==> flow/design.v <==
module rgb2hsv(
        input clock,
        input reset_n,
        input in_valid,
        input [7:0] in_red,
        input [7:0] in_green,
        input [7:0] in_blue,
        input in_visual,
        input in_done,
        output out_valid,
        output [7:0] out_red,
        output [7:0] out_green,
        output [7:0] out_blue,
        output [7:0] out_hue,
        output [7:0] out_saturation,
        output [7:0] out_brightness,
        output out_visual,
        output out_done
    );
    reg valid1;
    reg [7:0] red1;
    reg [7:0] green1;
    reg [7:0] blue1;
    reg visual1;
    reg done1;
    reg [7:0] max_value1;
    reg [1:0] max_index1;
    reg [7:0] min_value1;
    reg [1:0] min_index1;
    always @(posedge clock)
    begin
        if (reset_n) begin
            valid1 <= in_valid;
            red1[7:0] <= in_red[7:0];
            green1[7:0] <= in_green[7:0];
            blue1[7:0] <= in_blue[7:0];
            visual1 <= in_visual;
            done1 <= in_done;
            if (in_red >= in_green) begin
                if (in_red >= in_blue) begin
                    max_value1[7:0] <= in_red[7:0];
                    max_index1[1:0] <= 1;
                end
                else begin
                    max_value1[7:0] <= in_blue[7:0];
                    max_index1[1:0] <= 3;
                end
            end
            else begin
                if (in_blue >= in_green) begin
                    max_value1[7:0] <= in_blue[7:0];
                    max_index1[1:0] <= 3;
                end
                else begin
                    max_value1[7:0] <= in_green[7:0];
                    max_index1[1:0] <= 2;
                end
            end
            if (in_red < in_green) begin
                if (in_red < in_blue) begin
                    min_value1[7:0] <= in_red[7:0];
                    min_index1[1:0] <= 1;
                end
                else begin
                    min_value1[7:0] <= in_blue[7:0];
                    min_index1[1:0] <= 3;
                end
            end
            else begin
                if (in_blue < in_green) begin
                    min_value1[7:0] <= in_blue[7:0];
                    min_index1[1:0] <= 3;
                end
                else begin
                    min_value1[7:0] <= in_green[7:0];
                    min_index1[1:0] <= 2;
                end
            end
        end 
        else begin
            valid1 <= 1'b0;
            red1[7:0] <= 8'b0;
            green1[7:0] <= 8'b0;
            blue1[7:0] <= 8'b0;
            visual1 <= 1'b0;
            done1 <= 1'b0;
            max_value1[7:0] <= 8'd0;
            max_index1[1:0] <= 2'd0; 
            min_value1[7:0] <= 8'd0; 
            min_index1[1:0] <= 2'd0;
        end
    end
    reg valid2;
    reg [7:0] red2;
    reg [7:0] green2;
    reg [7:0] blue2;
    reg visual2;
    reg done2;
    reg [7:0] dif2;
    reg [7:0] max_value2;
    reg [1:0] max_index2;
    reg [7:0] min_value2;
    reg [1:0] min_index2;
    always @(posedge clock)
    begin
        if (reset_n) begin
            valid2 <= valid1;
            red2[7:0] <= red1[7:0];
            green2[7:0] <= green1[7:0];
            blue2[7:0] <= blue1[7:0];
            visual2 <= visual1;
            done2 <= done1;
            dif2[7:0] <= max_value1[7:0] - min_value1[7:0];
            max_value2[7:0] <= max_value1[7:0];
            max_index2[1:0] <= max_index1[1:0];
            min_value2[7:0] <= min_value1[7:0];
            min_index2[1:0] <= min_index1[1:0];
        end 
        else begin
            valid2 <= 1'b0;
            red2[7:0] <= 8'b0;
            green2[7:0] <= 8'b0;
            blue2[7:0] <= 8'b0;
            visual2 <= 1'b0;
            done2 <= 1'b0;
            dif2[7:0] <= 8'd0;
            max_value2[7:0] <= 8'd0;
            max_index2[1:0] <= 2'd0;
            min_value2[7:0] <= 8'd0; 
            min_index2[1:0] <= 2'd0;
        end
    end
    reg valid3;
    reg [7:0] red3;
    reg [7:0] green3;
    reg [7:0] blue3;
    reg visual3;
    reg done3;
    reg [11:0] hue3;
    reg [7:0] dif3;
    reg [7:0] max_value3;
    reg [1:0] max_index3;
    reg [7:0] min_value3;
    reg [1:0] min_index3;
    always @(posedge clock)
    begin
        if (reset_n) begin
            valid3 <= valid2;
            red3[7:0] <= red2[7:0];
            green3[7:0] <= green2[7:0];
            blue3[7:0] <= blue2[7:0];
            visual3 <= visual2;
            done3 <= done2;
            dif3[7:0] <= dif2[7:0];
            max_value3[7:0] <= max_value2[7:0];
            max_index3[1:0] <= max_index2[1:0];
            min_value3[7:0] <= min_value2[7:0];
            min_index3[1:0] <= min_index2[1:0];
            if (dif2 > 0) begin
                if (max_index2 == 1) begin
                    if (green2 < blue2) begin
                        hue3[11:0] <= ((blue2 - green2) << 4);
                    end
                    else begin
                        hue3[11:0] <= ((green2 - blue2) << 4);
                    end
                end
                if (max_index2 == 2) begin
                    if (blue2 < red2) begin
                        hue3[11:0] <= ((red2 - blue2) << 4);
                    end
                    else begin
                        hue3[11:0] <= ((blue2 - red2) << 4);
                    end
                end
                if (max_index2 == 3) begin
                    if (red2 < green2) begin
                        hue3[11:0] <= ((green2 - red2) << 4);
                    end
                    else begin
                        hue3[11:0] <= ((red2 - green2) << 4);
                    end
                end
            end
            else begin
                hue3[11:0] <= 12'd0;             
            end
        end
        else begin
            valid3 <= 1'b0;
            red3[7:0] <= 8'b0;
            green3[7:0] <= 8'b0;
            blue3[7:0] <= 8'b0;
            visual3 <= 1'b0;
            done3 <= 1'b0;
            hue3[11:0] <= 12'd0;
            dif3[7:0] <= 8'd0;
            max_value3[7:0] <= 8'd0;
            max_index3[1:0] <= 2'd0;
            min_value3[7:0] <= 8'd0;
            min_index3[1:0] <= 2'd0;
        end
    end
    reg valid4;
    reg [7:0] red4;
    reg [7:0] green4;
    reg [7:0] blue4;
    reg visual4;
    reg done4;
    reg [11:0] hue4;
    reg [7:0] dif4;
    reg [7:0] max_value4;
    reg [1:0] max_index4;
    always @(posedge clock)
    begin
        if (reset_n) begin
            valid4 <= valid3;
            red4[7:0] <= red3[7:0];
            green4[7:0] <= green3[7:0];
            blue4[7:0] <= blue3[7:0];
            visual4 <= visual3;
            done4 <= done3;          
            dif4[7:0] <= dif3[7:0];
            max_value4[7:0] <= max_value3[7:0];
            max_index4 <= max_index3;
            hue4[11:0] <= (hue3 / dif3);
        end
        else begin
            valid4 <= 1'b0;
            red4[7:0] <= 8'b0;
            green4[7:0] <= 8'b0;
            blue4[7:0] <= 8'b0;
            visual4 <= 1'b0;
            done4 <= 1'b0;
            hue4[11:0] <= 12'd0;
            dif4[7:0] <= 8'd0;
            max_value4 <= 8'd0;
            max_index4[1:0] <= 2'd0;
        end
    end
    reg valid5;
    reg [7:0] red5;
    reg [7:0] green5;
    reg [7:0] blue5;
    reg visual5;
    reg done5;
    reg [11:0] hue5;
    reg [7:0] dif5;
    reg [7:0] max_value5;
    always @(posedge clock)
    begin
        if (reset_n) begin
            valid5 <= valid4;
            red5[7:0] <= red4[7:0];
            green5[7:0] <= green4[7:0];
            blue5[7:0] <= blue4[7:0];
            visual5 <= visual4;
            done5 <= done4;
            dif5[7:0] <= dif4[7:0];
            max_value5[7:0] <= max_value4[7:0];
            if (dif4 > 0) begin
                if (max_index4 == 1) begin
                    if (green4 < blue4) begin
                        hue5[11:0] <= 96 - hue4;
                    end
                    else begin
                        hue5[11:0] <= 0 + hue4;
                    end
                end
                if (max_index4 == 2) begin
                    if (blue4 < red4) begin
                        hue5[11:0] <= 32 - hue4;
                    end
                    else begin
                        hue5[11:0] <= 32 + hue4;
                    end
                end
                if (max_index4 == 3) begin
                    if (red4 < green4) begin
                        hue5[11:0] <= 64 - hue4;
                    end
                    else begin
                        hue5[11:0] <= 64 + hue4;
                    end
                end
            end
            else begin
                hue5[11:0] <= 12'd0;             
            end
        end
        else begin
            valid5 <= 1'b0;
            red5[7:0] <= 8'b0;
            green5[7:0] <= 8'b0;
            blue5[7:0] <= 8'b0;
            visual5 <= 1'b0;
            done5 <= 1'b0;
            dif5[7:0] <= 8'd0;
            max_value5[7:0] <= 8'd0;
            hue5[11:0] <= 12'd0;
        end
    end
    reg valid;
    reg [7:0] red;
    reg [7:0] green;
    reg [7:0] blue;
    reg visual;
    reg done;
    reg [18:0] hue;
    reg [7:0] saturation;
    reg [7:0] max_value;
    always @(posedge clock)
    begin
        if (reset_n) begin
            valid <= valid5;
            red[7:0] <= red5[7:0];
            green[7:0] <= green5[7:0];
            blue[7:0] <= blue5[7:0];
            visual <= visual5;
            done <= done5;
            max_value[7:0] <= max_value5[7:0];
            hue[18:0] <= (85 * hue5);
            if (max_value5 == 0) begin
                saturation[7:0] <= 8'd0;
            end
            else begin
                saturation[7:0] <= 255 * dif5 / max_value5;
            end
        end
        else begin 
            valid <= 1'b0;
            red[7:0] <= 8'b0;
            green[7:0] <= 8'b0;
            blue[7:0] <= 8'b0;
            visual <= 1'b0;
            done <= 1'b0;
            max_value[7:0] <= 8'd0;
            hue[18:0] <= 19'd0;
            saturation [7:0] <= 8'd0;
        end
    end
    assign out_valid = valid;
    assign out_red[7:0] = red[7:0];
    assign out_green[7:0] = green[7:0];  
    assign out_blue[7:0] = blue[7:0];
    assign out_hue[7:0] = hue[12:5];
    assign out_saturation[7:0] = saturation[7:0];
    assign out_brightness[7:0] = max_value[7:0];
    assign out_visual = visual;
    assign out_done = done;
endmodule
# From RTL to reports: rgb2hsv
# What the tools print for rgb2hsv, step after step.
# Lines are those of the file above, counted from 1.
# A cell with - has no value.
# design
top_module	rgb2hsv
clock_port	clock
cell_library	sky130hd
pvt_corner	tt_025C_1v80

# After elaboration
# Yosys after proc, flatten, opt, wreduce and memory -nomap, before mapping. Memory bits, and registers merged into a memory's read port (data or address), are not among the register bits. Print and check cells are not counted. Equal cells are merged and count once.
# classes
add_sub_neg	12
mul	2
div_mod_pow	2
n_cmp	14
n_eq	6
n_shift	0
mux	21
logic	1
n_reduce_logical	6
# op_table
cell	n
divider 32 x 8 -> 32 bit	1
two-way mux 12 bit	12
multiplier 8 x 8 -> 16 bit (first input constant)	1
divider 12 x 8 -> 12 bit	1
multiplier 7 x 12 -> 13 bit (first input constant)	1
< comparator 8 bit	9
subtractor 8 bit	7
two-way mux 8 bit	6
subtractor 7 x 12 -> 12 bit (first input constant)	2
>= comparator 8 bit	3
greater-than comparator 8 x 1 -> 1 bit (second input constant)	2
adder 6 x 12 -> 12 bit (first input constant)	1
subtractor 6 x 12 -> 12 bit (first input constant)	1
adder 7 x 12 -> 12 bit (first input constant)	1
== test 2 bit (second input constant)	4
logical NOT 8 bit	1
nonzero test 3 bit	2
== test 2 x 1 -> 1 bit (second input constant)	2
AND reduction 2 bit	2
two-way mux 2 bit	2
OR reduction 2 bit	1
inverter 1 bit	1
two-way mux 1 bit	1
# bits
ff_bits	315
latch_bits	0
mem_bits_rw	0
rom_bits	0
clocked_rd_ports_x_width	0
mem_count	0
inputBits	29
wordCells	120

# Longest topological paths
# Depth = most cells in a row (Yosys ltp): at word level without a register or memory, in the mapped netlist without a sequential cell, where the memories' decode and read muxes count.
# depth
word_depth	5
ABC_AREA	0
ltp_mapped	428
depth_no_buf	403

# After synthesis
# Source: synth_stat.txt of the flow (Yosys; design flattened, memories mapped). It holds for the ABC_AREA given above (unset counts as 0); a run with the other value may have another netlist.
# The area totals of this step are shown rounded.
# by_type
type	n
sky130_fd_sc_hd__dfxtp_1	306
sky130_fd_sc_hd__ha_1	459
sky130_fd_sc_hd__nor2_1	455
sky130_fd_sc_hd__o21a_1	215
sky130_fd_sc_hd__nor3_1	272
sky130_fd_sc_hd__and2_1	198
sky130_fd_sc_hd__nand2_1	324
sky130_fd_sc_hd__a21oi_1	239
sky130_fd_sc_hd__xnor2_1	135
sky130_fd_sc_hd__inv_1	267
sky130_fd_sc_hd__o21ai_0	186
sky130_fd_sc_hd__fa_1	43
sky130_fd_sc_hd__mux2_2	74
sky130_fd_sc_hd__o31ai_1	91
sky130_fd_sc_hd__a21o_1	88
sky130_fd_sc_hd__xor2_1	67
sky130_fd_sc_hd__mux2i_1	56
sky130_fd_sc_hd__nand3_1	86
# Not listed: further types 123, cells in them 1114.
# mapped
cell_count	4675
synth_area_mm2	0.0362
ffs	306

# Worst setup path after synthesis
# OpenSTA on the mapped netlist: ideal clock, no wires. The path of least setup slack (recovery checks aside). Input and output delay are each 20% of the period. Register names are those of the netlist, which keeps one name where synthesis merged equal registers.
# synth_timing
path_type	flip-flop to flip-flop
start	reg max_value5[0]
end	reg saturation[0]
tclk_ns	80.0
setup_time_ns	0.141
arrival_time_ns	79.021
setup_slack_ns	0.838
path_delay_ns	79.162
path_stages	394
period_less_setup_slack_ns	79.162
# "path_delay_ns" is the arrival time less input delay plus setup time.
# "path_stages" counts driving pins, that of a launching flip-flop among them; a cell with two outputs on the path counts twice.
# "period_less_setup_slack_ns" is the clock period less the worst setup slack; recovery checks do not enter. This is arithmetic on one report: input and output delays are still those of the set period (20% each).
# A register here has more assigning lines than the two given.
# synth_between
path_cell_list	sky130_fd_sc_hd__dfxtp_1 sky130_fd_sc_hd__inv_1 sky130_fd_sc_hd__ha_1 sky130_fd_sc_hd__o21a_1 sky130_fd_sc_hd__o21ai_0 sky130_fd_sc_hd__nor2_1 sky130_fd_sc_hd__ha_1 sky130_fd_sc_hd__o211ai_1 sky130_fd_sc_hd__a211oi_2 sky130_fd_sc_hd__a21oi_1 sky130_fd_sc_hd__ha_1 sky130_fd_sc_hd__or3_1 sky130_fd_sc_hd__o22ai_1 sky130_fd_sc_hd__mux2_2 sky130_fd_sc_hd__ha_1 sky130_fd_sc_hd__a21o_1 sky130_fd_sc_hd__o2111ai_1 sky130_fd_sc_hd__nand2_1 [358 not listed] sky130_fd_sc_hd__clkbuf_1 sky130_fd_sc_hd__nor2_1 sky130_fd_sc_hd__a21oi_1 sky130_fd_sc_hd__ha_1 sky130_fd_sc_hd__a21oi_1 sky130_fd_sc_hd__nor2b_1 sky130_fd_sc_hd__o21ai_0 sky130_fd_sc_hd__nand2b_1 sky130_fd_sc_hd__a21oi_1 sky130_fd_sc_hd__nor2b_1 sky130_fd_sc_hd__o21ai_0 sky130_fd_sc_hd__nand2b_1 sky130_fd_sc_hd__a221oi_1 sky130_fd_sc_hd__o2111ai_1 sky130_fd_sc_hd__nor2_1 sky130_fd_sc_hd__o2111ai_1 sky130_fd_sc_hd__a2111oi_1 sky130_fd_sc_hd__a41oi_1
# synth_lines
element	line	text
start, declared	249	reg [7:0] max_value5;
start, assigned	260	max_value5[7:0] <= max_value4[7:0];
start, assigned	299	max_value5[7:0] <= 8'd0;
end, assigned	324	saturation[7:0] <= 8'd0;
end, assigned	327	saturation[7:0] <= 255 * dif5 / max_value5;
end, declared	310	reg [7:0] saturation;
# Chain of elaborated cells between the ends: none given.

# Path in the finished layout
# Path of least setup slack in the final report of run 1 (OpenROAD, finished layout, wires in). Where an end is a register, its clock arrival counts in the times.
# layout_timing
path_type	flip-flop to flip-flop
start	reg max_value5[0]
end	reg saturation[0]
tclk_ns	90.8
setup_time_ns	0.15
arrival_time_ns	84.37
setup_slack_ns	6.83
path_stages	377
# A register here has more assigning lines than the two given.
# layout_between
path_cell_list	sky130_fd_sc_hd__dfxtp_1 sky130_fd_sc_hd__clkinvlp_4 sky130_fd_sc_hd__ha_1 sky130_fd_sc_hd__o21a_1 sky130_fd_sc_hd__o21ai_0 sky130_fd_sc_hd__nor2_1 sky130_fd_sc_hd__ha_1 sky130_fd_sc_hd__o211ai_1 sky130_fd_sc_hd__a211oi_2 sky130_fd_sc_hd__a21oi_1 sky130_fd_sc_hd__ha_1 sky130_fd_sc_hd__or3_1 sky130_fd_sc_hd__o22ai_1 sky130_fd_sc_hd__mux2_2 sky130_fd_sc_hd__ha_1 sky130_fd_sc_hd__a21o_1 sky130_fd_sc_hd__o2111ai_1 sky130_fd_sc_hd__nand2_1 [341 not listed] sky130_fd_sc_hd__nand3_2 sky130_fd_sc_hd__nor2_1 sky130_fd_sc_hd__a21oi_1 sky130_fd_sc_hd__ha_1 sky130_fd_sc_hd__a21oi_1 sky130_fd_sc_hd__nor2b_1 sky130_fd_sc_hd__o21ai_0 sky130_fd_sc_hd__nand2b_1 sky130_fd_sc_hd__a21oi_1 sky130_fd_sc_hd__nor2b_1 sky130_fd_sc_hd__o21ai_0 sky130_fd_sc_hd__nand2b_1 sky130_fd_sc_hd__a221oi_1 sky130_fd_sc_hd__o2111ai_1 sky130_fd_sc_hd__nor2_1 sky130_fd_sc_hd__o2111ai_1 sky130_fd_sc_hd__a2111oi_1 sky130_fd_sc_hd__a41oi_1
# layout_lines
element	line	text
start, declared	249	reg [7:0] max_value5;
start, assigned	260	max_value5[7:0] <= max_value4[7:0];
start, assigned	299	max_value5[7:0] <= 8'd0;
end, assigned	324	saturation[7:0] <= 8'd0;
end, assigned	327	saturation[7:0] <= 255 * dif5 / max_value5;
end, declared	310	reg [7:0] saturation;
# Chain of elaborated cells between the ends: none given.

# Measured results for rgb2hsv: 5 stored runs of the Yosys and OpenROAD flow on sky130hd. The settings differ; the order carries no meaning. The constraints put input and output delay at 20% of the set period each and load the outputs with 0.01 pF.
# "clock_period_reached_ns" = clock period - worst setup slack. The figure is calculated, with input and output delays left at 20% of the set period.
# "timing.worst_path_ns" = time allowed to the worst setup path (clock period - input delay - output delay, where it has them) - its slack; a late launch clock adds to it, a late capture clock takes from it.
# The measured numbers are rounded.
# Settings: - = not set for that run.
run name	ABC_AREA	CELL_PAD_IN_SITES_GLOBAL_PLACEMENT	CORE_ASPECT_RATIO	CORE_UTILIZATION	GPL_TIMING_DRIVEN	PLACE_DENSITY	SLEW_MARGIN	period_ns	CAP_MARGIN	CORE_MARGIN	SETUP_SLACK_MARGIN	CTS_CLUSTER_SIZE	GPL_ROUTABILITY_DRIVEN	MIN_ROUTING_LAYER	PLACE_DENSITY_LB_ADDON	CELL_PAD_IN_SITES_DETAIL_PLACEMENT	CTS_CLUSTER_DIAMETER	post_synth_area_mm2	die_area_mm2	fin_util_pct	timing.setup.ws_ns	timing.setup.tns_ns	timing.hold.ws_ns	clock_period_reached_ns	timing.worst_path_ns	path_kind
run 1	0	3	0.53	33	1	0.47	40	90.8	20	2	-	-	-	-	-	-	-	0.0362	0.113	37.2	6.83	0.000	0.425	83.970	83.97	flip-flop to flip-flop
run 2	-	-	-	40	-	-	20	76.2	20	2	5.0	-	-	-	-	-	-	0.0362	0.093	47.7	5.78	0.000	0.420	70.417	70.42	flip-flop to flip-flop
run 3	-	-	1.16	40	-	-	40	80.0	20	2	-	95	0	met2	0.05	-	-	0.0362	0.093	46.2	5.59	0.000	0.396	74.406	74.41	flip-flop to flip-flop
run 4	1	1	1.85	61	-	0.58	40	65.1	0	7	-	-	-	met1	-	0	341	0.043	0.0785	68.0	4.51	0.000	0.409	60.586	60.59	flip-flop to flip-flop
run 5	-	2	-	51	0	-	10	43.4	15	2	-	14	-	-	-	-	107	0.0362	0.0732	67.3	-28.1	-156	0.422	71.523	71.52	flip-flop to flip-flop
